==> flow/design.v <==
module PE(
    input           clk,
    input           rst_n,
    input           done,
    input [7:0]     west_in,
    input [7:0]     north_in,
    output reg [7:0]    east_out,
    output reg [7:0]    south_out,
    output reg [31:0]   result
);
reg [31:0] mult_res;
always @(negedge clk or negedge rst_n) begin
    if(!rst_n) begin
        east_out <= 8'b0;
        south_out <= 8'b0;
        result <= 32'b0;
        mult_res <= 32'b0;
    end
    else if(done) begin
        mult_res <= 32'b0;
        result <= 32'b0;
    end
    else begin
        mult_res <= west_in * north_in;
        result <= result + mult_res;
        east_out <= west_in;
        south_out <= north_in;
    end
end
endmodule
module TPU(
    clk,
    rst_n,
    in_valid,
    K,
    M,
    N,
    busy,
    A_wr_en,
    A_index,
    A_data_in,
    A_data_out,
    B_wr_en,
    B_index,
    B_data_in,
    B_data_out,
    C_wr_en,
    C_index,
    C_data_in,
    C_data_out
);
input               clk;
input               rst_n;
input               in_valid;
input [7:0]         K;
input [7:0]         M;
input [7:0]         N;
output reg          busy;
output reg          A_wr_en;
output reg [15:0]   A_index;
output reg [31:0]   A_data_in;
input      [31:0]   A_data_out;
output reg          B_wr_en;
output reg [15:0]   B_index;
output reg [31:0]   B_data_in;
input      [31:0]   B_data_out;
output reg          C_wr_en;
output reg [15:0]   C_index;
output reg [127:0]  C_data_in;
input      [127:0]  C_data_out;
integer i, j;
reg     done;
wire [7:0]      east_out[3:0][3:0];
wire [7:0]      south_out[3:0][3:0];
wire [127:0]    result[3:0];
reg [7:0]   A_data_reg [3:0][3:0];
reg [7:0]   B_data_reg [3:0][3:0];
reg [15:0]  counter;
reg [7:0]   K_reg, M_per_compute, M_reg, N_per_compute, N_reg;
reg [7:0]   M_div, M_mod, N_div, N_mod;
reg [7:0]   row_grp, col_grp;
PE P00(clk, rst_n, done, A_data_reg[0][0], B_data_reg[0][0], east_out[0][0], south_out[0][0], result[0][127:96]);
PE P01(clk, rst_n, done, east_out[0][0], B_data_reg[1][0], east_out[0][1], south_out[0][1], result[0][95:64]);
PE P02(clk, rst_n, done, east_out[0][1], B_data_reg[2][0], east_out[0][2], south_out[0][2], result[0][63:32]);
PE P03(clk, rst_n, done, east_out[0][2], B_data_reg[3][0], east_out[0][3], south_out[0][3], result[0][31:0]);
PE P10(clk, rst_n, done, A_data_reg[1][0], south_out[0][0], east_out[1][0], south_out[1][0], result[1][127:96]);
PE P11(clk, rst_n, done, east_out[1][0], south_out[0][1], east_out[1][1], south_out[1][1], result[1][95:64]);
PE P12(clk, rst_n, done, east_out[1][1], south_out[0][2], east_out[1][2], south_out[1][2], result[1][63:32]);
PE P13(clk, rst_n, done, east_out[1][2], south_out[0][3], east_out[1][3], south_out[1][3], result[1][31:0]);
PE P20(clk, rst_n, done, A_data_reg[2][0], south_out[1][0], east_out[2][0], south_out[2][0], result[2][127:96]);
PE P21(clk, rst_n, done, east_out[2][0], south_out[1][1], east_out[2][1], south_out[2][1], result[2][95:64]);
PE P22(clk, rst_n, done, east_out[2][1], south_out[1][2], east_out[2][2], south_out[2][2], result[2][63:32]);
PE P23(clk, rst_n, done, east_out[2][2], south_out[1][3], east_out[2][3], south_out[2][3], result[2][31:0]);
PE P30(clk, rst_n, done, A_data_reg[3][0], south_out[2][0], east_out[3][0], south_out[3][0], result[3][127:96]);
PE P31(clk, rst_n, done, east_out[3][0], south_out[2][1], east_out[3][1], south_out[3][1], result[3][95:64]);
PE P32(clk, rst_n, done, east_out[3][1], south_out[2][2], east_out[3][2], south_out[3][2], result[3][63:32]);
PE P33(clk, rst_n, done, east_out[3][2], south_out[2][3], east_out[3][3], south_out[3][3], result[3][31:0]);
always @ (posedge clk or negedge rst_n) begin
    if(!rst_n) begin
        busy <= 1'b0;
        done <= 1'b0;
        A_wr_en <= 1'b0;
        A_index <= 16'b0;
        A_data_in <= 32'b0;
        B_wr_en <= 1'b0;
        B_index <= 16'b0;
        B_data_in <= 32'b0;
        C_wr_en <= 1'b0;
        C_index <= 16'b0;
        C_data_in <= 128'b0;
        counter <= 16'b0;
        K_reg <= 8'b0;
        M_reg <= 8'b0;
        N_reg <= 8'b0;
        for(i=0; i<4; i=i+1) begin
            for(j=0; j<4; j=j+1) begin
                A_data_reg[i][j] <= 8'b0;
                B_data_reg[i][j] <= 8'b0;
            end
        end
    end
    else if(in_valid) begin
        busy <= 1'b1;
        done <= 1'b0;
        M_reg <= M;
        K_reg <= K;
        N_reg <= N;
        M_mod = M % 4;
        N_mod = N % 4;
        M_div = (M_mod == 0 ? M/4 : M/4 + 1);
        N_div = (N_mod == 0 ? N/4 : N/4 + 1);
        col_grp <= 8'b0;
        row_grp <= 8'b0;
    end
    else if(busy) begin
        done = 1'b0;
        N_per_compute = (col_grp+1 == N_div && N_mod != 0 ? N_mod : 4);
        M_per_compute = (row_grp+1 == M_div && M_mod != 0 ? M_mod : 4);
        for(i=0; i<4; i=i+1) begin
            A_data_reg[i][0] = A_data_reg[i][1];
            A_data_reg[i][1] = A_data_reg[i][2];
            A_data_reg[i][2] = A_data_reg[i][3];
            A_data_reg[i][3] = 8'b0;
            B_data_reg[i][0] = B_data_reg[i][1];
            B_data_reg[i][1] = B_data_reg[i][2];
            B_data_reg[i][2] = B_data_reg[i][3];
            B_data_reg[i][3] = 8'b0;
        end
        if(counter < K_reg) begin
            A_data_reg[0][0] = A_data_out[31: 24];
            A_data_reg[1][1] = A_data_out[23: 16];
            A_data_reg[2][2] = A_data_out[15: 8];
            A_data_reg[3][3] = A_data_out[7: 0];
            B_data_reg[0][0] = B_data_out[31: 24];
            B_data_reg[1][1] = B_data_out[23: 16];
            B_data_reg[2][2] = B_data_out[15: 8];
            B_data_reg[3][3] = B_data_out[7: 0];
        end
        if(counter < K_reg) begin
            A_index = A_index + 1;
            B_index = B_index + 1;
        end
        else begin
            A_index = (row_grp+1 == M_div ? 16'b0 : K_reg * (row_grp + 1));
            B_index = (row_grp+1 == M_div ? K_reg * (col_grp + 1) : K_reg * col_grp);
        end
        if(counter >= K_reg + N_per_compute) begin
            C_wr_en = 1'b1;
            C_index = col_grp * M_reg + row_grp * 4 + counter - K_reg - N_per_compute;
            C_data_in = result[counter - K_reg - N_per_compute];
        end
        else begin
            C_wr_en = 1'b0;
            C_index = 16'b0;
        end
        counter <= counter + 1;
        if(counter == K_reg + M_per_compute + N_per_compute) begin
            if(row_grp+1 == M_div && col_grp+1 == N_div) begin
                busy <= 1'b0;
                A_index = 16'b0;
                B_index = 16'b0;
            end
            else if(row_grp+1 < M_div) begin
                row_grp = row_grp + 1;
            end
            else if(row_grp+1 == M_div) begin
                col_grp = col_grp + 1;
                row_grp = 0;
            end
            done = 1'b1;
            counter <= 8'b0;
        end
    end
end
endmodule
--- tool output ---
---- From RTL to reports: TPU ----
Tool output for the design above before and after an edit, in the order of the flow.
Lines under "before" count in the file above, lines under "after" in the edited file.
"difference": "after" minus "before" as printed here. "rel. change": 100 x difference / "before".
Library cell names are shortened.
Not given: -
design
  design top .............................. TPU
  clock ................................... clk
  library ................................. sky130hd
  corner .................................. tt_025C_1v80

---- Edit of the RTL ----
Unified diff, file above to edited file.
The edit is scripted: it alters the design's behaviour and was not made to optimise anything.
begin of diff
@@ -34,5 +34,5 @@
     in_valid,
     K,
-    M,
+    M_ext,
     N,
     busy,
@@ -54,5 +54,5 @@
 input               in_valid;
 input [7:0]         K;
-input [7:0]         M;
+input [7:0]         M_ext;
 input [7:0]         N;
 output reg          busy;
@@ -69,4 +69,6 @@
 output reg [127:0]  C_data_in;
 input      [127:0]  C_data_out;
+reg [7:0] M;
+always @(posedge clk) M <= M_ext;
 integer i, j;
 reg     done;
end of diff

---- After elaboration ----
Yosys after proc, flatten, opt, wreduce and memory -nomap, before mapping. Print and check cells are not counted. Equal cells are merged and count once.
bit counts
  what                     before  after  difference  rel. change (%)
  input port bits          219     219    0           0.00
  cells after elaboration  248     249    +1          +0.40
  bits in registers        1621    1629   +8          +0.49
  output and inout bits    244     244    0           0.00
operators by class
  what                        before  after  difference  rel. change (%)
  $add $sub $neg              32      32     0           0.00
  $lt $le $gt $ge             3       3      0           0.00
  bitwise gates (word level)  1       1      0           0.00
  reduce/logical cells        17      17     0           0.00
  multipliers                 20      20     0           0.00
  equal/unequal tests         8       8      0           0.00
  muxes and demuxes           73      73     0           0.00
Unchanged operator kinds not shown: 39.

---- Logic depth ----
Longest topological path by Yosys (ltp), each cell counted once; first at word level (registers and memories cut), then after technology mapping (sequential cells cut; the memories' decode and read muxes count).
logic depth
  what                           before  after  difference  rel. change (%)
  depth in word-level cells      10      10     0           0.00
  ABC_AREA                       0       0      -           -
  gate-level depth with buffers  26      28     +2          +7.69
  mapped depth without buffers   26      27     +1          +3.85

---- Netlist ----
The flow's flattened synthesis, as Yosys stat reports it; memories are mapped. The netlist is that of the ABC_AREA named above (0 if unset); the other value can give another one.
cells by type
  cell type  before  after  difference  rel. change (%)
  nand2_1    1393    1888   +495        +35.53
  a21oi_1    373     619    +246        +65.95
  mux2_2     385     216    -169        -43.90
  mux4_2     128     0      -128        -100.00
  a211o_1    17      134    +117        +688.24
  buf_2      3       63     +60         +2000.00
  and3_1     78      129    +51         +65.38
  o21ai_0    327     371    +44         +13.46
  nor2_1     792     833    +41         +5.18
  nor2b_1    216     176    -40         -18.52
  a211oi_1   64      28     -36         -56.25
  xnor2_1    324     351    +27         +8.33
  xor2_1     274     301    +27         +9.85
  nor3_1     169     142    -27         -15.98
  o21a_1     47      22     -25         -53.19
  nand4_1    44      65     +21         +47.73
  inv_1      1143    1163   +20         +1.75
  and2_1     635     616    -19         -2.99
Unchanged cell types not shown: 19.
The list need not be complete.
mapped netlist
  what                                before    after     difference  rel. change (%)
  standard cells after synthesis      11148     11754     +606        +5.44
  sequential part of the area (um^2)  34327.9   34488.1   +160.2      +0.47
  cell area after synthesis (um^2)    109029.6  108361.4  -668.2      -0.61
  buffer cells                        541       595       +54         +9.98
  flip-flops                          1365      1373      +8          +0.59
The figures by module come from a second, unflattened synthesis with its own total; it is not the netlist above.
unflattened totals
  what                                 before    after     difference  rel. change (%)
  cells (unflattened synthesis)        12922     13321     +399        +3.09
  area (unflattened synthesis) (um^2)  121481.5  123559.8  +2078.3     +1.71
Each row is one instance without its submodules.
modules, before
  module  times used  cells  seq. area (um^2)  area (um^2)
  PE      16          570    1601.5            5529.1
  TPU     1           3802   10304.9           33016.7
modules, after
  module  times used  cells  seq. area (um^2)  area (um^2)
  PE      16          570    1601.5            5529.1
  TPU     1           4201   10465.0           35094.9

---- Layout results ----
Both versions went through the flow (Yosys, OpenROAD) with the same settings in each pair. Constraints: input delay and output delay 20% of the set period each, output load 0.01 pF.
flow settings, set A
  period_ns ............................... 10.0
  CAP_MARGIN .............................. 20
  CORE_MARGIN ............................. 2
  CORE_UTILIZATION ........................ 40
  SLEW_MARGIN ............................. 20
final reports, set A
  what                                    before    after     difference  rel. change (%)
  total power after layout (W)            0.035483  0.033039  -0.002444   -6.89
  utilization after routing (%)           44.8      44.6      -0.2        -
  total negative setup slack (ns)         0.000     0.000     0.000       -
  smallest setup slack (ns)               0.214     0.283     +0.069      -
  area of the die (um^2)                  276765.0  275085.0  -1680.0     -0.61
  area of the synthesized netlist (um^2)  109029.6  108361.4  -668.2      -0.61
flow settings, set B
  CAP_MARGIN .............................. 5
  CELL_PAD_IN_SITES_GLOBAL_PLACEMENT ...... 2
  CORE_UTILIZATION ........................ 38
  MIN_ROUTING_LAYER ....................... met1
  PLACE_DENSITY ........................... 0.45
  SLEW_MARGIN ............................. 40
  TNS_END_PERCENT ......................... 20
  period_ns ............................... 6.76
  CORE_MARGIN ............................. 2
final reports, set B
  what                                    before    after     difference  rel. change (%)
  total power after layout (W)            0.056463  0.052453  -0.004010   -7.10
  utilization after routing (%)           44.3      44.3      0.0         -
  total negative setup slack (ns)         -40.985   -36.943   +4.042      -
  smallest setup slack (ns)               -0.995    -0.869    +0.126      -
  area of the die (um^2)                  291222.0  289449.0  -1773.0     -0.61
  area of the synthesized netlist (um^2)  109029.6  108361.4  -668.2      -0.61
"total power after layout": no workload was simulated; the value follows from the tool's default switching activity.
--- end ---
